==> flow/design.v <==
`timescale 1ns / 1ps
module BMU( HD1, HD2, HD3, HD4, HD5, HD6, HD7, HD8, HD9, HD10, HD11, HD12, HD13, HD14, HD15, HD16, Rx, len, clock, reset
    );
output  [1:0] HD1;
output  [1:0] HD2;
output  [1:0] HD3;
output  [1:0] HD4;
output  [1:0] HD5;
output  [1:0] HD6;
output  [1:0] HD7;
output  [1:0] HD8;
output  [1:0] HD9;
output  [1:0] HD10;
output  [1:0] HD11;
output  [1:0] HD12;
output  [1:0] HD13;
output  [1:0] HD14;
output  [1:0] HD15;
output  [1:0] HD16;
input [1:0] Rx;
input len;
input reset;
input clock;
   reg [1:0] 	 HD1;
   reg [1:0] 	 HD2;
   reg [1:0] 	 HD3;
   reg [1:0] 	 HD4;
   reg [1:0] 	 HD5;
   reg [1:0] 	 HD6;
   reg [1:0] 	 HD7;
   reg [1:0] 	 HD8;
   reg [1:0] 	 HD9;
   reg [1:0] 	 HD10;
   reg [1:0] 	 HD11;
   reg [1:0] 	 HD12;
   reg [1:0] 	 HD13;
   reg [1:0] 	 HD14;
   reg [1:0] 	 HD15;
   reg [1:0] 	 HD16; 
always@(posedge clock or posedge reset)
begin
if(reset)
begin
HD1<=0; HD9<=0;
HD2<=0; HD10<=0;
HD3<=0; HD11<=0;
HD4<=0; HD12<=0;
HD5<=0; HD13<=0;
HD6<=0; HD14<=0;
HD7<=0; HD15<=0;
HD8<=0; HD16<=0;
end
else if(len)
begin
case(Rx)
					2'b00: begin
                         HD1 <=2'b00; HD2 <=2'b10; HD3 <=2'b01; HD4 <=2'b01;
                         HD5 <=2'b10; HD6 <=2'b00; HD7 <=2'b01; HD8 <=2'b01;
                         HD9 <=2'b10; HD10<=2'b00; HD11<=2'b01; HD12<=2'b01;
                         HD13<=2'b00; HD14<=2'b10; HD15<=2'b01; HD16<=2'b01;
                      end
               2'b01: begin
                         HD1 <=2'b01; HD2 <=2'b01; HD3 <=2'b00; HD4 <=2'b10;
                         HD5 <=2'b01; HD6 <=2'b01; HD7 <=2'b10; HD8 <=2'b00;
                         HD9 <=2'b01; HD10<=2'b01; HD11<=2'b10; HD12<=2'b00;
                         HD13<=2'b01; HD14<=2'b01; HD15<=2'b00; HD16<=2'b10;
                      end
               2'b10: begin
                         HD1 <=2'b01; HD2 <=2'b01; HD3 <=2'b10; HD4 <=2'b00;
                         HD5 <=2'b01; HD6 <=2'b01; HD7 <=2'b00; HD8 <=2'b10;
                         HD9 <=2'b01; HD10<=2'b01; HD11<=2'b00; HD12<=2'b10;
                         HD13<=2'b01; HD14<=2'b01; HD15<=2'b10; HD16<=2'b00;
                      end
               2'b11: begin
                         HD1 <=2'b10; HD2 <=2'b00; HD3 <=2'b01; HD4 <=2'b01;
                         HD5 <=2'b00; HD6 <=2'b10; HD7 <=2'b01; HD8 <=2'b01;
                         HD9 <=2'b00; HD10<=2'b10; HD11<=2'b01; HD12<=2'b01;
                         HD13<=2'b10; HD14<=2'b00; HD15<=2'b01; HD16<=2'b01;
                      end
          endcase 
end
end
endmodule
`timescale 1ns / 1ps
module Add_Compare(acs_pm_survivor, acs_label, acs_pm_ina, HD_ina, acs_pm_inb, HD_inb, norm, aen, clock, reset
    );
output [3:0] acs_pm_survivor;
output acs_label;
input [3:0] acs_pm_ina;
input [3:0] acs_pm_inb;
input [1:0] HD_ina;
input [1:0] HD_inb;
input [3:0] norm;
input aen;
input clock;
input reset;
reg [3:0] acs_pm_survivor;
reg  acs_label; 
reg [3:0] suma;
reg [3:0] sumb;
wire [4:0] adda = (acs_pm_ina - norm) + HD_ina;
wire [4:0] addb = (acs_pm_inb - norm) + HD_inb;
always@(posedge clock or posedge reset)
begin
if(reset)
suma<=0;
else
begin
if(aen && adda[4])
suma<=4'b1111;
else if(aen)
suma<=adda[3:0];
end
end
always@(posedge clock or posedge reset)
begin
if(reset)
sumb<=0;
else if(aen && addb[4])
sumb<=4'b1111;
else if(aen)
sumb<=addb[3:0];
end
always@(suma or sumb)
begin
if(suma<=sumb)
begin
acs_pm_survivor=suma;
acs_label=1'b0;
end
else
begin
acs_pm_survivor=sumb;
acs_label=1'b1;
end
end
endmodule
`timescale 1ns / 1ps
module ACSU(acs0_pm_out, acs1_pm_out, acs2_pm_out, acs3_pm_out, 
                 acs4_pm_out, acs5_pm_out, acs6_pm_out, acs7_pm_out,
                 acs0_label,  acs1_label,  acs2_label,  acs3_label, 
                 acs4_label,  acs5_label,  acs6_label,  acs7_label,
                 acs0_pm_ina,  acs0_pm_inb, HD0_ina, HD0_inb,
                 acs1_pm_ina,  acs1_pm_inb, HD1_ina, HD1_inb,
                 acs2_pm_ina,  acs2_pm_inb, HD2_ina, HD2_inb,
                 acs3_pm_ina,  acs3_pm_inb, HD3_ina, HD3_inb,
                 acs4_pm_ina,  acs4_pm_inb, HD4_ina, HD4_inb,
                 acs5_pm_ina,  acs5_pm_inb, HD5_ina, HD5_inb,
                 acs6_pm_ina,  acs6_pm_inb, HD6_ina, HD6_inb,
                 acs7_pm_ina,  acs7_pm_inb, HD7_ina, HD7_inb,
                 norm, aen, clock, reset
                );
   output [3:0] acs0_pm_out;
   output [3:0] acs1_pm_out;
   output [3:0] acs2_pm_out;
   output [3:0] acs3_pm_out;
   output [3:0] acs4_pm_out;
   output [3:0] acs5_pm_out;
   output [3:0] acs6_pm_out;
   output [3:0] acs7_pm_out;
   output  acs0_label;
   output  acs1_label;
   output  acs2_label;
   output  acs3_label;
   output  acs4_label;
   output  acs5_label;
   output  acs6_label;
   output  acs7_label;
   input [3:0]  acs0_pm_ina;
   input [3:0]  acs1_pm_ina;
   input [3:0]  acs2_pm_ina;
   input [3:0]  acs3_pm_ina;
   input [3:0]  acs4_pm_ina;
   input [3:0]  acs5_pm_ina;
   input [3:0]  acs6_pm_ina;
   input [3:0]  acs7_pm_ina;
   input [3:0]  acs0_pm_inb;
   input [3:0]  acs1_pm_inb;
   input [3:0]  acs2_pm_inb;
   input [3:0]  acs3_pm_inb;
   input [3:0]  acs4_pm_inb;
   input [3:0]  acs5_pm_inb;
   input [3:0]  acs6_pm_inb;
   input [3:0]  acs7_pm_inb;
   input [1:0] 	   HD0_ina;
   input [1:0] 	   HD1_ina;
   input [1:0] 	   HD2_ina;
   input [1:0] 	   HD3_ina;
   input [1:0] 	   HD4_ina;
   input [1:0] 	   HD5_ina;
   input [1:0] 	   HD6_ina;
   input [1:0] 	   HD7_ina;
   input [1:0] 	   HD0_inb;
   input [1:0] 	   HD1_inb;
   input [1:0] 	   HD2_inb;
   input [1:0] 	   HD3_inb;
   input [1:0] 	   HD4_inb;
   input [1:0] 	   HD5_inb;
   input [1:0] 	   HD6_inb;
   input [1:0] 	   HD7_inb;   
   input [3:0] norm;
   input aen;
   input clock;
   input reset;
Add_Compare DUT0 (.acs_pm_survivor(acs0_pm_out), 
               .acs_label(acs0_label),
               .acs_pm_ina(acs0_pm_ina), 
               .HD_ina(HD0_ina), 
               .acs_pm_inb(acs0_pm_inb), 
               .HD_inb(HD0_inb),
               .norm(norm),
               .aen(aen),
               .clock(clock),
               .reset(reset)
              );
Add_Compare DUT1 (.acs_pm_survivor(acs1_pm_out),
               .acs_label(acs1_label), 
               .acs_pm_ina(acs1_pm_ina), 
               .HD_ina(HD1_ina), 
               .acs_pm_inb(acs1_pm_inb), 
               .HD_inb(HD1_inb),
               .norm(norm),
               .aen(aen),
               .clock(clock),
               .reset(reset)
              );
Add_Compare DUT2 (.acs_pm_survivor(acs2_pm_out), 
               .acs_label(acs2_label),
               .acs_pm_ina(acs2_pm_ina), 
               .HD_ina(HD2_ina),
               .acs_pm_inb(acs2_pm_inb), 
               .HD_inb(HD2_inb),
               .norm(norm),
               .aen(aen),
               .clock(clock),
               .reset(reset)
              );
Add_Compare DUT3 (.acs_pm_survivor(acs3_pm_out), 
               .acs_label(acs3_label),
               .acs_pm_ina(acs3_pm_ina), 
               .HD_ina(HD3_ina),
               .acs_pm_inb(acs3_pm_inb), 
               .HD_inb(HD3_inb),
               .norm(norm),
               .aen(aen),
               .clock(clock),
               .reset(reset)
              );
Add_Compare DUT4 (.acs_pm_survivor(acs4_pm_out), 
               .acs_label(acs4_label),
               .acs_pm_ina(acs4_pm_ina), 
               .HD_ina(HD4_ina),
               .acs_pm_inb(acs4_pm_inb), 
               .HD_inb(HD4_inb),
               .norm(norm),
               .aen(aen),
               .clock(clock),
               .reset(reset)
              );
Add_Compare DUT5 (.acs_pm_survivor(acs5_pm_out), 
               .acs_label(acs5_label),
               .acs_pm_ina(acs5_pm_ina), 
               .HD_ina(HD5_ina),
               .acs_pm_inb(acs5_pm_inb), 
               .HD_inb(HD5_inb),               
               .norm(norm),
               .aen(aen),
               .clock(clock),
               .reset(reset)
               );
Add_Compare DUT6 (.acs_pm_survivor(acs6_pm_out), 
               .acs_label(acs6_label),
               .acs_pm_ina(acs6_pm_ina), 
               .HD_ina(HD6_ina),
               .acs_pm_inb(acs6_pm_inb), 
               .HD_inb(HD6_inb),
               .norm(norm),
               .aen(aen),
               .clock(clock),
               .reset(reset)
              );
Add_Compare DUT7 (.acs_pm_survivor(acs7_pm_out), 
               .acs_label(acs7_label),
               .acs_pm_ina(acs7_pm_ina), 
               .HD_ina(HD7_ina),
               .acs_pm_inb(acs7_pm_inb), 
               .HD_inb(HD7_inb),
               .norm(norm),
               .aen(aen),
               .clock(clock),
               .reset(reset)
              );
endmodule 
`timescale 1ns / 1ps
module Decision( bstate, flag_metric, in0, in1, in2, in3, in4 ,in5, in6, in7);
output [2:0] bstate;
output [3:0] flag_metric;
input [3:0] in0;
input [3:0] in1;
input [3:0] in2;
input [3:0] in3;
input [3:0] in4;
input [3:0] in5;
input [3:0] in6;
input [3:0] in7;
reg [2:0] bstate;
reg [3:0] min01;
reg [3:0] min23;
reg [3:0] min45;
reg [3:0] min67;
reg [3:0] min0123;
reg [3:0] min4567;
reg [3:0] flag_metric; 
always@(*)
begin
if(in0<=in1)
min01=in0;
else
min01=in1;
if(in2<=in3)
min23=in2;
else
min23=in3;
if(in4<=in5)
min45=in4;
else
min45=in5;
if(in6<=in7)
min67=in6;
else
min67=in7;
if(min01<=min23)
min0123=min01;
else
min0123=min23;
if(min45<=min67)
min4567=min45;
else
min4567=min67;
if(min0123<=min4567)
flag_metric=min0123;
else
flag_metric=min4567;
end
always@(*)
begin
bstate=3'b000;
if(flag_metric==in0)
bstate=3'b000;
if(flag_metric==in1)
bstate=3'b001;
if(flag_metric==in2)
bstate=3'b010;
if(flag_metric==in3)
bstate=3'b011;
if(flag_metric==in4)
bstate=3'b100;
if(flag_metric==in5)
bstate=3'b101;
if(flag_metric==in6)
bstate=3'b110;
if(flag_metric==in7)
bstate=3'b111;
end
endmodule
module controlpath (Dx,  oen,  len, aen, 
                     A0_out, A1_out, A2_out, A3_out, A4_out, A5_out, A6_out, A7_out,
                     A0_in,  A1_in,  A2_in,  A3_in,  A4_in,  A5_in,  A6_in,  A7_in,
                     acs0_label,  acs1_label,  acs2_label,  acs3_label,  acs4_label,  acs5_label,  acs6_label,  acs7_label,
                     min_metric, seqrdy, reset, clock 
                    );
   output  Dx;
   output [3:0] min_metric;
   output           oen;
   output           len;
   output          aen;
   output [3:0] A0_out;
   output [3:0] A1_out;
   output [3:0] A2_out;
   output [3:0] A3_out;
   output [3:0] A4_out;
   output [3:0] A5_out;
   output [3:0] A6_out;
   output [3:0] A7_out;
   input [3:0] A0_in;
   input [3:0] A1_in;
   input [3:0] A2_in;
   input [3:0] A3_in;
   input [3:0] A4_in;
   input [3:0] A5_in;
   input [3:0] A6_in;
   input [3:0] A7_in;
   input   acs0_label;
   input   acs1_label;
   input   acs2_label;
   input   acs3_label;
   input   acs4_label;
   input   acs5_label;
   input   acs6_label;
   input   acs7_label;
   input 	  seqrdy;
   input 	  reset;
   input 	  clock;
   reg [14:0]   P0;
   reg [14:0]   P1;
   reg [14:0]   P2;
   reg [14:0]   P3;
   reg [14:0]   P4;
   reg [14:0]   P5;
   reg [14:0]   P6;
   reg [14:0]   P7;
   reg [3:0]   A0;
   reg [3:0]   A1;
   reg [3:0]   A2;
   reg [3:0]   A3;
   reg [3:0]   A4;
   reg [3:0]   A5;
   reg [3:0]   A6;
   reg [3:0]   A7;
   reg [3:0] 	  write_ptr;
   reg [3:0] 	  trace_ptr;
   reg [2:0] 	  tb_reg;
   reg 		   len;
   reg 		  aen;
   reg 		  wen;
   reg 		  ten;
   reg 		   oen;
   parameter [6:0] 
                   RESET           =7'b0000001,
                   calc_HD         =7'b0000010,
                   add_HD          =7'b0000100,
                   write_state     =7'b0001000,
                   beststate       =7'b0010000,
                   traceback       =7'b0100000,
						 output_DX       =7'b1000000;
   reg [6:0] next_state;
   wire [2:0] min_state;
   Decision UUT_TB (.bstate(min_state), .flag_metric(min_metric),
                         .in0(A0_out), .in1(A1_out), .in2(A2_out), .in3(A3_out), 
                         .in4(A4_out), .in5(A5_out), .in6(A6_out), .in7(A7_out));
   assign Dx = ( oen) ? tb_reg[0] : 1'b0;
   assign A0_out = (write_ptr>0) ? A0_in:A0;
   assign A1_out = (write_ptr>0) ? A1_in:A1;
   assign A2_out = (write_ptr>0) ? A2_in:A2;
   assign A3_out = (write_ptr>0) ? A3_in:A3;
   assign A4_out = (write_ptr>0) ? A4_in:A4;
   assign A5_out = (write_ptr>0) ? A5_in:A5;
   assign A6_out = (write_ptr>0) ? A6_in:A6;
   assign A7_out = (write_ptr>0) ? A7_in:A7;
   always @(posedge clock or posedge reset)
     begin
	if (reset)
	  begin
	     P0 <=0; P1 <=0; P2 <=0; P3 <=0; P4 <=0; P5 <=0; P6 <=0; P7 <=0;
	  end
	else
	  begin
             if (wen && write_ptr>0)
               begin
                  P0   <={acs0_label, P0[14:1]};									 
                  P1   <={acs1_label, P1[14:1]};									 
                  P2   <={acs2_label, P2[14:1]};
                  P3   <={acs3_label, P3[14:1]};
                  P4   <={acs4_label, P4[14:1]};
                  P5   <={acs5_label, P5[14:1]};
                  P6   <={acs6_label, P6[14:1]};
                  P7   <={acs7_label, P7[14:1]};		  
               end	  
      end
	  end
   always @(posedge clock or posedge reset)
     begin
	if (reset)
	  begin
	     A0 <=0;       A1 <=4'b1111; A2 <=4'b1111; A3 <=4'b1111; 
             A4 <=4'b1111; A5 <=4'b1111; A6 <=4'b1111; A7 <=4'b1111;
	  end
	else
	  begin
             if (wen)
               begin
                  A0 <=A0_in; A1 <=A1_in; A2 <=A2_in; A3 <=A3_in; 
                  A4 <=A4_in; A5 <=A5_in; A6 <=A6_in; A7 <=A7_in;
               end
	  end
     end
   always @(posedge clock or posedge reset)
     begin
	if (reset)
	  tb_reg <=0;
	else
	  begin
	     if (next_state==write_state)
	        tb_reg <=min_state;
	     else if (ten)
               begin
                  case (tb_reg)
                    3'b000 : tb_reg <={P0[trace_ptr],tb_reg[2:1]};
                    3'b001 : tb_reg <={P1[trace_ptr],tb_reg[2:1]};
                    3'b010 : tb_reg <={P2[trace_ptr],tb_reg[2:1]};
                    3'b011 : tb_reg <={P3[trace_ptr],tb_reg[2:1]};
                    3'b100 : tb_reg <={P4[trace_ptr],tb_reg[2:1]};
                    3'b101 : tb_reg <={P5[trace_ptr],tb_reg[2:1]};
                    3'b110 : tb_reg <={P6[trace_ptr],tb_reg[2:1]};
                    3'b111 : tb_reg <={P7[trace_ptr],tb_reg[2:1]};
                  endcase
	       end
	  end
     end
   always @ (posedge clock or posedge reset)
     begin
        if (reset)
          begin
              len <=0; aen <=0; wen <=0; ten <=0;  oen <=0;
	     write_ptr    <=0;
	     trace_ptr    <=0;
             next_state   <= RESET;
          end
        else
          begin
             case(next_state)
               RESET:      begin
		             if (seqrdy)
			       begin
                                   len <=0; aen <=0; wen <=0; ten <=0;  oen <=0;
                                  next_state <=calc_HD;
			       end
		             else
			       next_state <=RESET;
                           end  
               calc_HD:    begin
                               len <=1; aen <=0; wen <=0; ten <=0;  oen <=0;
                              next_state   <= add_HD;
                           end 
               add_HD:        begin
                             if (seqrdy)
                               begin
                               len <=0; aen <=1; wen <=0; ten <=0;  oen <=0;
                              next_state   <= write_state;
                               end
                             else
                              next_state   <= add_HD;
                           end 
               write_state: begin
                                 if (write_ptr < 14)
                                   begin
                                       len <=0; aen <=0; wen <=1; ten <=0;  oen <=0;
				      write_ptr <=write_ptr+1;
                                      next_state   <= calc_HD;
                                   end
                                else if (write_ptr == 14)
                                   begin
				       len <=0; aen <=0; wen <=1; ten <=0;  oen <=0;
				      write_ptr <=write_ptr+1;
                                      next_state   <= beststate;
			           end
                              end  
               beststate:    begin
                                  len <=0; aen <=0; wen <=0; ten <=0;  oen <=0;
		                 ;
		                 write_ptr    <=14;
		  		 trace_ptr    <=14;
                                 next_state   <= traceback;
                              end 
               traceback:     begin
                                 if (trace_ptr >1)
                                   begin
                                       len <=0; aen <=0; wen <=0; ten <=1;  oen <=0;
		                      trace_ptr    <=trace_ptr-1; 
                                      next_state   <= traceback;
                                   end	    
                                 else if (trace_ptr == 1) 
                                   begin
                                       len <=0; aen <=0; wen <=0; ten <=0;  oen <=0;
                                      next_state   <= output_DX;
	                           end
                              end 
               output_DX:     begin
                                       len <=0; aen <=0; wen <=0; ten <=0;  oen <=1;
                                      next_state   <= calc_HD;
                end 
	    endcase 
	 end 
   end 
endmodule
`timescale 1ns / 1ps
module Viterbi(Dx, Rx, oen, rxrdy, clock, seqrdy,reset
    );
output Dx;
output oen;
output rxrdy;
input [1:0] Rx;
input seqrdy;
input reset;
input clock;
wire[3:0] A0_out;
wire[3:0] A1_out;
wire[3:0] A2_out;
wire[3:0] A3_out;
wire[3:0] A4_out;
wire[3:0] A5_out;
wire[3:0] A6_out;
wire[3:0] A7_out;
 wire [3:0] acs0_pm_out;
 wire [3:0] acs1_pm_out;
 wire [3:0] acs2_pm_out;
 wire [3:0] acs3_pm_out;
 wire [3:0] acs4_pm_out;
 wire [3:0] acs5_pm_out;   
 wire [3:0] acs6_pm_out;   
 wire [3:0] acs7_pm_out;
wire acs0_label;
wire acs1_label;
wire acs2_label;
wire acs3_label;
wire acs4_label;
wire acs5_label;
wire acs6_label;
wire acs7_label;
wire len;
wire aen;
wire [3:0] min_metric;
assign rxrdy = len;
wire [1:0] HD1;	wire [1:0] HD9;
wire [1:0] HD2;	wire [1:0] HD10;
wire [1:0] HD3;   wire [1:0] HD11;
wire [1:0] HD4;	wire [1:0] HD12;
wire [1:0] HD5;	wire [1:0] HD13;
wire [1:0] HD6;	wire [1:0] HD14;
wire [1:0] HD7;	wire [1:0] HD15;
wire [1:0] HD8;	wire [1:0] HD16;
BMU U1(.HD1(HD1), .HD2(HD2), .HD3(HD3), .HD4(HD4), .HD5(HD5), .HD6(HD6), .HD7(HD7), .HD8(HD8), .HD9(HD9), .HD10(HD10), .HD11(HD11), .HD12(HD12), .HD13(HD13), .HD14(HD14), .HD15(HD15), .HD16(HD16), .Rx(Rx), .len(len & seqrdy), .clock(clock), .reset(reset)
);
ACSU U2(.acs0_pm_out(acs0_pm_out), .acs1_pm_out(acs1_pm_out), 
              .acs2_pm_out(acs2_pm_out), .acs3_pm_out(acs3_pm_out), 
              .acs4_pm_out(acs4_pm_out), .acs5_pm_out(acs5_pm_out), 
              .acs6_pm_out(acs6_pm_out), .acs7_pm_out(acs7_pm_out),
              .acs0_label(acs0_label),   .acs1_label(acs1_label), 
              .acs2_label(acs2_label),   .acs3_label(acs3_label), 
              .acs4_label(acs4_label),   .acs5_label(acs5_label), 
              .acs6_label(acs6_label),   .acs7_label(acs7_label),
              .acs0_pm_ina(A0_out),  .acs0_pm_inb(A4_out), .HD0_ina(HD1), .HD0_inb(HD9),
              .acs1_pm_ina(A0_out),  .acs1_pm_inb(A4_out), .HD1_ina(HD2), .HD1_inb(HD10),
              .acs2_pm_ina(A1_out),  .acs2_pm_inb(A5_out), .HD2_ina(HD3), .HD2_inb(HD11),
              .acs3_pm_ina(A1_out),  .acs3_pm_inb(A5_out), .HD3_ina(HD4), .HD3_inb(HD12),
              .acs4_pm_ina(A2_out),  .acs4_pm_inb(A6_out), .HD4_ina(HD5), .HD4_inb(HD13),
              .acs5_pm_ina(A2_out),  .acs5_pm_inb(A6_out), .HD5_ina(HD6), .HD5_inb(HD14),
              .acs6_pm_ina(A3_out),  .acs6_pm_inb(A7_out), .HD6_ina(HD7), .HD6_inb(HD15),
              .acs7_pm_ina(A3_out),  .acs7_pm_inb(A7_out), .HD7_ina(HD8), .HD7_inb(HD16),
	      .norm(min_metric), .aen(aen), .reset(reset), .clock(clock)
              );
				 controlpath U3(.Dx(Dx), .oen(oen), .len(len), .aen(aen), 
                 .A0_out(A0_out), .A1_out(A1_out), .A2_out(A2_out), .A3_out(A3_out), 
                 .A4_out(A4_out), .A5_out(A5_out), .A6_out(A6_out), .A7_out(A7_out),
                 .A0_in(acs0_pm_out), .A1_in(acs1_pm_out), .A2_in(acs2_pm_out), .A3_in(acs3_pm_out),  
                 .A4_in(acs4_pm_out), .A5_in(acs5_pm_out), .A6_in(acs6_pm_out), .A7_in(acs7_pm_out),
                 .acs0_label(acs0_label), .acs1_label(acs1_label), .acs2_label(acs2_label), .acs3_label(acs3_label), 
                 .acs4_label(acs4_label), .acs5_label(acs5_label), .acs6_label(acs6_label), .acs7_label(acs7_label),
                 .min_metric(min_metric), .seqrdy(seqrdy), .reset(reset), .clock(clock)
                );
endmodule
From RTL to reports: Viterbi
Tool output for the design above, in the order of the flow.
Lines are those of the file above, counted from 1.
Cell names lack the library's common part.
{"block": "inputs", "top_module": "Viterbi", "clock_port": "clock", "lib": "sky130hd", "pvt_corner": "tt_025C_1v80"}

Word level
Source: Yosys, flattened and elaborated, memories not mapped. Widths are those after wreduce. Registers that Yosys merges into a memory's read port (data or address) are not register bits. Print and check cells do not count. Equal cells are merged and count once.
{"block": "op_classes", "add_sub_neg": 26, "cmp": 18, "eq_ne": 32, "reduce_and_logical": 55, "n_div": 0, "logic": 1, "multipliers": 0, "shifts": 8, "n_mux": 104}
{"block": "op_table", "operator": "two-way mux 4 bit", "count": 59}
{"block": "op_table", "operator": "variable part select 15 x 4 -> 1 bit", "count": 8}
{"block": "op_table", "operator": "adder 5 x 2 -> 5 bit", "count": 16}
{"block": "op_table", "operator": "less-or-equal comparator 4 bit", "count": 15}
{"block": "op_table", "operator": "parallel mux 7 bit (select 7 bit)", "count": 1}
{"block": "op_table", "operator": "subtractor 4 x 4 -> 5 bit", "count": 8}
{"block": "op_table", "operator": "nonzero test 2 bit", "count": 19}
{"block": "op_table", "operator": "== test 4 bit", "count": 7}
{"block": "op_table", "operator": "two-way mux 7 bit", "count": 4}
{"block": "op_table", "operator": "parallel mux 3 bit (select 8 bit)", "count": 1}
{"block": "op_table", "operator": "parallel mux 2 bit (select 3 bit)", "count": 4}
{"block": "op_table", "operator": "two-way mux 3 bit", "count": 8}
{"block": "op_table", "operator": "two-way mux 1 bit", "count": 19}
{"block": "op_table", "operator": "logical AND 1 bit", "count": 17}
{"block": "op_table", "operator": "parallel mux 4 bit (select 2 bit)", "count": 2}
{"block": "op_table", "operator": "parallel mux 1 bit (select 5 bit)", "count": 3}
{"block": "op_table", "operator": "== test 3 bit (second input constant)", "count": 4}
{"block": "op_table", "operator": "AND reduction 4 bit", "count": 3}
{"block": "op_table", "operator": "nonzero test 6 bit", "count": 2}
{"block": "op_table", "operator": "OR reduction 2 bit", "count": 5}
{"block": "op_table", "operator": "> comparator 4 x 1 -> 1 bit (second input constant)", "count": 2}
{"block": "op_table", "operator": "parallel mux 1 bit (select 4 bit)", "count": 2}
{"block": "op_table", "operator": "== test 7 x 1 -> 1 bit (second input constant)", "count": 1}
{"block": "op_table", "operator": "== test 7 x 2 -> 1 bit (second input constant)", "count": 1}
{"block": "op_table", "operator": "== test 7 x 3 -> 1 bit (second input constant)", "count": 1}
{"block": "op_table", "operator": "== test 7 x 4 -> 1 bit (second input constant)", "count": 1}
{"block": "op_table", "operator": "== test 7 x 5 -> 1 bit (second input constant)", "count": 1}
{"block": "op_table", "operator": "== test 7 x 6 -> 1 bit (second input constant)", "count": 1}
Other operator kinds: 24; their cells: 29.
{"block": "bits", "ramBits": 0, "clocked_rd_ports_x_width": 0, "elab_cells": 289, "mem_count": 0, "latchBits": 0, "rom_bits": 0, "regBits": 247}

Longest topological paths
Longest topological path by Yosys (ltp), each cell counted once; first at word level (registers and memories cut), then after technology mapping (sequential cells cut; the memories' decode and read muxes count).
{"block": "depth", "ltp_word": 18, "abc_area": 0, "mapped_depth": 43, "mapped_depth_nobuf": 42}

Netlist
Source: synth_stat.txt of the flow (Yosys; design flattened, memories mapped). It holds for the ABC_AREA given above (unset counts as 0); a run with the other value may have another netlist.
The area totals of this step are shown rounded.
{"block": "mapped", "buf_cells": 77, "yosys_area_um2": 16500, "stdcells": 1642, "ff_cells": 245, "seqArea_um2": 6170}
{"block": "by_type", "cell_type": "dfrtp_1", "count": 216, "type_area_um2": 5.41E+03}
{"block": "by_type", "cell_type": "mux2_2", "count": 135, "type_area_um2": 1.52E+03}
{"block": "by_type", "cell_type": "ha_1", "count": 118, "type_area_um2": 1.48E+03}
{"block": "by_type", "cell_type": "dfstp_2", "count": 29, "type_area_um2": 761.981}
{"block": "by_type", "cell_type": "a21oi_1", "count": 132, "type_area_um2": 660.634}
{"block": "by_type", "cell_type": "nor2_1", "count": 175, "type_area_um2": 656.88}
{"block": "by_type", "cell_type": "mux2i_1", "count": 63, "type_area_um2": 630.605}
{"block": "by_type", "cell_type": "mux4_2", "count": 27, "type_area_um2": 608.083}
{"block": "by_type", "cell_type": "fa_1", "count": 24, "type_area_um2": 480.461}
{"block": "by_type", "cell_type": "inv_1", "count": 122, "type_area_um2": 457.939}
{"block": "by_type", "cell_type": "o21ai_0", "count": 77, "type_area_um2": 385.37}
{"block": "by_type", "cell_type": "xnor2_1", "count": 32, "type_area_um2": 280.269}
{"block": "by_type", "cell_type": "nand2_1", "count": 62, "type_area_um2": 232.723}
{"block": "by_type", "cell_type": "xor2_1", "count": 26, "type_area_um2": 227.718}
{"block": "by_type", "cell_type": "clkbuf_1", "count": 54, "type_area_um2": 202.694}
{"block": "by_type", "cell_type": "nor2b_1", "count": 23, "type_area_um2": 143.888}
{"block": "by_type", "cell_type": "nand3_1", "count": 26, "type_area_um2": 130.125}
{"block": "by_type", "cell_type": "a31oi_1", "count": 20, "type_area_um2": 125.12}
Not listed: further types 57, cells in them 281.
The figures by module come from a second, unflattened synthesis with its own total; it is not the netlist above.
{"block": "hier_totals", "cells_unflattened": 1638, "hier_area_um2": 17500}
Rows give one instance, submodules left out.
{"block": "modules", "module": "controlpath", "area_um2": 8360, "cells": 649, "instances": 1}
{"block": "modules", "module": "Add_Compare", "area_um2": 866, "cells": 89, "instances": 8}
{"block": "modules", "module": "Decision", "area_um2": 1690, "cells": 229, "instances": 1}
{"block": "modules", "module": "BMU", "area_um2": 502, "cells": 47, "instances": 1}
{"block": "modules", "module": "Viterbi", "area_um2": 6.3, "cells": 1, "instances": 1}
{"block": "modules", "module": "ACSU", "area_um2": 0.0, "cells": 0, "instances": 1}

Path before layout
Path of least setup slack by OpenSTA after synthesis, without wires, with an ideal clock, recovery checks aside; 20% of the period is set as input and as output delay. Where synthesis merged equal registers, the netlist keeps one of their names.
{"block": "synth_path", "path_kind": "register to register", "startpoint": "register U3.write_ptr[0]", "endpoint": "register U2.DUT0.sumb[3]", "path_slack_ns": -0.816, "delay_ns": 8.816, "arrival_ns": 8.675, "path_stages": 38, "t_first_pin_ns": 0.000, "setup_ns": 0.141, "t_required_ns": 7.859, "clock_period_ns": 8.0, "synth_period_reached_ns": 8.816}
"delay_ns" = arrival - input delay + setup time.
"path_stages" counts driving pins, that of a launching flip-flop among them; a cell with two outputs on the path counts twice.
"synth_period_reached_ns" = period - worst setup slack (recovery checks aside). The figure is calculated, with input and output delays left at 20% of the set period.
Between the ends stands the longest chain of elaborated cells between them, by number of cells; it is not shown to be the way that was timed. Of several equally long chains one is given.
Each line given opens the expression or statement behind the cell; cells for indexed reads and writes are added by Yosys, which also makes memories of some case tables.
A register here has more assigning lines than the two given.
{"block": "synth_via", "cell_sequence": "dfrtp_1 -> inv_1 -> ha_1 -> nand2_1 -> clkbuf_1 -> clkbuf_1 -> clkbuf_1 -> buf_1 -> buf_1 -> o21ai_0 -> ha_1 -> and3b_1 -> a2111oi_4 -> o21ai_1 -> nor3b_1 -> a221o_1 -> ha_1 -> o21a_1 -> (+2 left out) -> mux2i_1 -> ha_1 -> a21oi_1 -> a21oi_1 -> maj3_1 -> a22o_1 -> o21ai_0 -> ha_1 -> fa_1 -> inv_1 -> ha_1 -> a21oi_1 -> nor3_1 -> a21oi_1 -> o31ai_1 -> a211oi_1 -> xnor2_1 -> a31oi_1", "elab_chain_len": 12}
{"block": "synth_rtl", "item": "start: declaration", "line_no": 420, "text": "reg [3:0] write_ptr;"}
{"block": "synth_rtl", "item": "start: assignment", "line_no": 548, "text": "write_ptr <=write_ptr+1;"}
{"block": "synth_rtl", "item": "start: assignment", "line_no": 554, "text": "write_ptr <=write_ptr+1;"}
{"block": "synth_rtl", "item": "> comparator 4 x 1 -> 1 bit", "line_no": 442, "text": "assign A0_out = (write_ptr>0) ? A0_in:A0;"}
{"block": "synth_rtl", "item": "two-way mux 4 bit", "line_no": 442}
{"block": "synth_rtl", "item": "less-or-equal comparator 4 bit", "line_no": 316, "text": "if(in0<=in1)"}
{"block": "synth_rtl", "item": "two-way mux 4 bit", "line_no": 316}
{"block": "synth_rtl", "item": "less-or-equal comparator 4 bit", "line_no": 332, "text": "if(min01<=min23)"}
{"block": "synth_rtl", "item": "two-way mux 4 bit", "line_no": 332}
{"block": "synth_rtl", "item": "less-or-equal comparator 4 bit", "line_no": 340, "text": "if(min0123<=min4567)"}
{"block": "synth_rtl", "item": "two-way mux 4 bit", "line_no": 340}
{"block": "synth_rtl", "item": "subtractor 4 x 4 -> 5 bit", "line_no": 102, "text": "wire [4:0] addb = (acs_pm_inb - norm) + HD_inb;"}
{"block": "synth_rtl", "item": "adder 5 x 2 -> 5 bit", "line_no": 102}
{"block": "synth_rtl", "item": "two-way mux 4 bit", "line_no": 121, "text": "else if(aen)"}
{"block": "synth_rtl", "item": "two-way mux 4 bit", "line_no": 119, "text": "else if(aen && addb[4])"}
{"block": "synth_rtl", "item": "end: assignment", "line_no": 118, "text": "sumb<=0;"}
{"block": "synth_rtl", "item": "end: assignment", "line_no": 122, "text": "sumb<=addb[3:0];"}
{"block": "synth_rtl", "item": "end: declaration", "line_no": 100, "text": "reg [3:0] sumb;"}

Timing after layout
Path of least setup slack in the final report of entry A (OpenROAD, finished layout, wires in). Where an end is a register, its clock arrival counts in the times.
{"block": "layout_path", "path_kind": "register to register", "startpoint": "register U2.DUT4.suma[1]", "endpoint": "register U2.DUT2.suma[1]", "path_stages": 37, "t_first_pin_ns": 0.58, "setup_ns": 0.09, "t_required_ns": 8.33, "path_slack_ns": -0.16, "arrival_ns": 8.49, "clock_period_ns": 7.8}
Between the ends stands the longest chain of elaborated cells between them, by number of cells; it is not shown to be the way that was timed. Of several equally long chains one is given.
A register here has more assigning lines than the two given.
{"block": "layout_via", "cell_sequence": "dfrtp_2 -> ha_4 -> nor2b_4 -> o311ai_4 -> or2_4 -> buf_12 -> o21a_4 -> a21o_4 -> clkinv_8 -> ha_4 -> and3_4 -> a221o_1 -> mux2i_1 -> inv_1 -> ha_4 -> a21oi_2 -> a21oi_2 -> maj3_2 -> a22oi_2 -> buf_6 -> mux2i_4 -> inv_2 -> ha_4 -> a21oi_2 -> a21oi_2 -> maj3_2 -> a22o_4 -> mux2_4 -> buf_6 -> fa_1 -> inv_4 -> fa_2 -> nor3b_2 -> nand3_1 -> o211a_1 -> xor2_4 -> a31oi_1", "elab_chain_len": 13}
{"block": "layout_rtl", "item": "start: declaration", "line_no": 99, "text": "reg [3:0] suma;"}
{"block": "layout_rtl", "item": "start: assignment", "line_no": 106, "text": "suma<=0;"}
{"block": "layout_rtl", "item": "start: assignment", "line_no": 112, "text": "suma<=adda[3:0];"}
{"block": "layout_rtl", "item": "less-or-equal comparator 4 bit", "line_no": 126, "text": "if(suma<=sumb)"}
{"block": "layout_rtl", "item": "two-way mux 4 bit", "line_no": 126}
{"block": "layout_rtl", "item": "two-way mux 4 bit", "line_no": 446, "text": "assign A4_out = (write_ptr>0) ? A4_in:A4;"}
{"block": "layout_rtl", "item": "less-or-equal comparator 4 bit", "line_no": 324, "text": "if(in4<=in5)"}
{"block": "layout_rtl", "item": "two-way mux 4 bit", "line_no": 324}
{"block": "layout_rtl", "item": "less-or-equal comparator 4 bit", "line_no": 336, "text": "if(min45<=min67)"}
{"block": "layout_rtl", "item": "two-way mux 4 bit", "line_no": 336}
{"block": "layout_rtl", "item": "less-or-equal comparator 4 bit", "line_no": 340, "text": "if(min0123<=min4567)"}
{"block": "layout_rtl", "item": "two-way mux 4 bit", "line_no": 340}
{"block": "layout_rtl", "item": "subtractor 4 x 4 -> 5 bit", "line_no": 101, "text": "wire [4:0] adda = (acs_pm_ina - norm) + HD_ina;"}
{"block": "layout_rtl", "item": "adder 5 x 2 -> 5 bit", "line_no": 101}
{"block": "layout_rtl", "item": "two-way mux 4 bit", "line_no": 111, "text": "else if(aen)"}
{"block": "layout_rtl", "item": "two-way mux 4 bit", "line_no": 109, "text": "if(aen && adda[4])"}
{"block": "layout_rtl", "item": "end: assignment", "line_no": 110, "text": "suma<=4'b1111;"}
{"block": "layout_rtl", "item": "end: assignment", "line_no": 112}
{"block": "layout_rtl", "item": "end: declaration", "line_no": 99}

Add stored flow runs of Viterbi

Stored flow runs of Viterbi (4 of them; Yosys, OpenROAD, sky130hd). They differ in their settings and are not a sequence. Constraints: input delay and output delay 20% of the set period each, output load 0.01 pF.
"period_less_ws_ns" = clock period - worst setup slack. The figure is calculated, with input and output delays left at 20% of the set period.
"worst_path_time_ns" means the part of the period allowed to the worst setup path (the constraints hold back 20% at inputs and 20% at outputs) less its slack; where the path has registers, the arrival times of their clocks count too.
Results are given in rounded form.

Entry A
==> flow/run.sh <==
#!/bin/bash
# the make line also repeats the synthesis and layout settings of config.mk as NAME=value (left out here)
make -C /OpenROAD-flow-scripts/flow DESIGN_CONFIG=/design/flow/config.mk WORK_HOME=/design/flow/orfs CLKGATE_MAP_FILE= finish
==> flow/config.mk <==
export PLATFORM = sky130hd
export DESIGN_NAME = Viterbi
export DESIGN_NICKNAME = Viterbi
export VERILOG_FILES = /design/flow/design.v
export SDC_FILE = /design/flow/constraint.sdc
export NUM_CORES = 4
export LEC_CHECK = 0
export CAP_MARGIN = 25
export CELL_PAD_IN_SITES_GLOBAL_PLACEMENT = 3
export CORE_ASPECT_RATIO = 1.54
export CORE_MARGIN = 2
export CORE_UTILIZATION = 21
export CTS_CLUSTER_DIAMETER = 348
export CTS_CLUSTER_SIZE = 97
export GPL_ROUTABILITY_DRIVEN = 0
export GPL_TIMING_DRIVEN = 0
export MAX_ROUTING_LAYER = met5
export MIN_ROUTING_LAYER = met1
export SETUP_SLACK_MARGIN = 0.94
export SLEW_MARGIN = 10
export TNS_END_PERCENT = 25
==> flow/constraint.sdc <==
create_clock -name core_clock -period 7.8 [get_ports {clock}]
set_input_delay 1.5600 -clock core_clock [delete_from_list [all_inputs] [get_ports {clock}]]
set_output_delay 1.5600 -clock core_clock [all_outputs]
set_load 0.01 [all_outputs]

==> results of entry A, as JSON <==
{
  "period_less_ws_ns": 7.961,
  "stdcell_area_um2": 21800,
  "layout_utilization_pct": 28.1,
  "design.die.area_um2": 81000,
  "worst_path_time_ns": 7.96,
  "worstPathKind": "register to register",
  "ys_area_um2": 16500,
  "ws_setup_ns": -0.161,
  "final_hold_ws_ns": 0.507,
  "setupTns_ns": -2.49
}

Entry B
==> flow/run.sh <==
#!/bin/bash
# the make line also repeats the synthesis and layout settings of config.mk as NAME=value (left out here)
make -C /OpenROAD-flow-scripts/flow DESIGN_CONFIG=/design/flow/config.mk WORK_HOME=/design/flow/orfs CLKGATE_MAP_FILE= finish
==> flow/config.mk <==
export PLATFORM = sky130hd
export DESIGN_NAME = Viterbi
export DESIGN_NICKNAME = Viterbi
export VERILOG_FILES = /design/flow/design.v
export SDC_FILE = /design/flow/constraint.sdc
export NUM_CORES = 4
export LEC_CHECK = 0
export ABC_AREA = 1
export CAP_MARGIN = 40
export CELL_PAD_IN_SITES_GLOBAL_PLACEMENT = 3
export CORE_ASPECT_RATIO = 1.54
export CORE_MARGIN = 6
export CORE_UTILIZATION = 21
export CTS_CLUSTER_DIAMETER = 238
export CTS_CLUSTER_SIZE = 97
export GPL_ROUTABILITY_DRIVEN = 0
export GPL_TIMING_DRIVEN = 0
export HOLD_SLACK_MARGIN = 0.27
export MAX_ROUTING_LAYER = met4
export MIN_ROUTING_LAYER = met1
export SETUP_SLACK_MARGIN = 0.94
export SLEW_MARGIN = 10
export TNS_END_PERCENT = 25
==> flow/constraint.sdc <==
create_clock -name core_clock -period 7.8 [get_ports {clock}]
set_input_delay 1.5600 -clock core_clock [delete_from_list [all_inputs] [get_ports {clock}]]
set_output_delay 1.5600 -clock core_clock [all_outputs]
set_load 0.01 [all_outputs]

==> results of entry B, as JSON <==
{
  "setupTns_ns": 0.000,
  "layout_utilization_pct": 27.4,
  "design.die.area_um2": 82900,
  "worst_path_time_ns": 6.78,
  "worstPathKind": "register to register",
  "ys_area_um2": 16000,
  "stdcell_area_um2": 20600,
  "period_less_ws_ns": 6.783,
  "ws_setup_ns": 1.02,
  "final_hold_ws_ns": 0.422
}

Entry C
==> flow/run.sh <==
#!/bin/bash
# the make line also repeats the synthesis and layout settings of config.mk as NAME=value (left out here)
make -C /OpenROAD-flow-scripts/flow DESIGN_CONFIG=/design/flow/config.mk WORK_HOME=/design/flow/orfs CLKGATE_MAP_FILE= finish
==> flow/config.mk <==
export PLATFORM = sky130hd
export DESIGN_NAME = Viterbi
export DESIGN_NICKNAME = Viterbi
export VERILOG_FILES = /design/flow/design.v
export SDC_FILE = /design/flow/constraint.sdc
export NUM_CORES = 4
export LEC_CHECK = 0
export ABC_AREA = 1
export CAP_MARGIN = 40
export CELL_PAD_IN_SITES_GLOBAL_PLACEMENT = 3
export CORE_ASPECT_RATIO = 1.54
export CORE_MARGIN = 2
export CORE_UTILIZATION = 21
export CTS_CLUSTER_DIAMETER = 238
export CTS_CLUSTER_SIZE = 97
export GPL_ROUTABILITY_DRIVEN = 0
export GPL_TIMING_DRIVEN = 0
export MAX_ROUTING_LAYER = met5
export MIN_ROUTING_LAYER = met1
export SETUP_SLACK_MARGIN = 0.94
export SLEW_MARGIN = 10
export TNS_END_PERCENT = 25
==> flow/constraint.sdc <==
create_clock -name core_clock -period 7.8 [get_ports {clock}]
set_input_delay 1.5600 -clock core_clock [delete_from_list [all_inputs] [get_ports {clock}]]
set_output_delay 1.5600 -clock core_clock [all_outputs]
set_load 0.01 [all_outputs]

==> results of entry C, as JSON <==
{
  "period_less_ws_ns": 6.669,
  "final_hold_ws_ns": 0.445,
  "design.die.area_um2": 78300,
  "layout_utilization_pct": 27.7,
  "setupTns_ns": 0.000,
  "stdcell_area_um2": 20900,
  "worst_path_time_ns": 6.67,
  "worstPathKind": "register to register",
  "ys_area_um2": 16000,
  "ws_setup_ns": 1.13
}

Entry D
==> flow/run.sh <==
#!/bin/bash
# the make line also repeats the synthesis and layout settings of config.mk as NAME=value (left out here)
make -C /OpenROAD-flow-scripts/flow DESIGN_CONFIG=/design/flow/config.mk WORK_HOME=/design/flow/orfs CLKGATE_MAP_FILE= finish
==> flow/config.mk <==
export PLATFORM = sky130hd
export DESIGN_NAME = Viterbi
export DESIGN_NICKNAME = Viterbi
export VERILOG_FILES = /design/flow/design.v
export SDC_FILE = /design/flow/constraint.sdc
export NUM_CORES = 4
export LEC_CHECK = 0
export ABC_AREA = 1
export CAP_MARGIN = 20
export CORE_MARGIN = 6
export CORE_UTILIZATION = 28
export CTS_CLUSTER_DIAMETER = 54
export GPL_ROUTABILITY_DRIVEN = 1
export PLACE_DENSITY_LB_ADDON = 0.21
export SETUP_SLACK_MARGIN = 0.06
export SLEW_MARGIN = 20
==> flow/constraint.sdc <==
create_clock -name core_clock -period 5.45 [get_ports {clock}]
set_input_delay 1.0900 -clock core_clock [delete_from_list [all_inputs] [get_ports {clock}]]
set_output_delay 1.0900 -clock core_clock [all_outputs]
set_load 0.01 [all_outputs]

==> results of entry D, as JSON <==
{
  "final_hold_ws_ns": 0.464,
  "stdcell_area_um2": 21700,
  "period_less_ws_ns": 6.537,
  "ws_setup_ns": -1.09,
  "worst_path_time_ns": 6.54,
  "worstPathKind": "register to register",
  "setupTns_ns": -65.8,
  "design.die.area_um2": 62900,
  "ys_area_um2": 16000,
  "layout_utilization_pct": 38.8
}
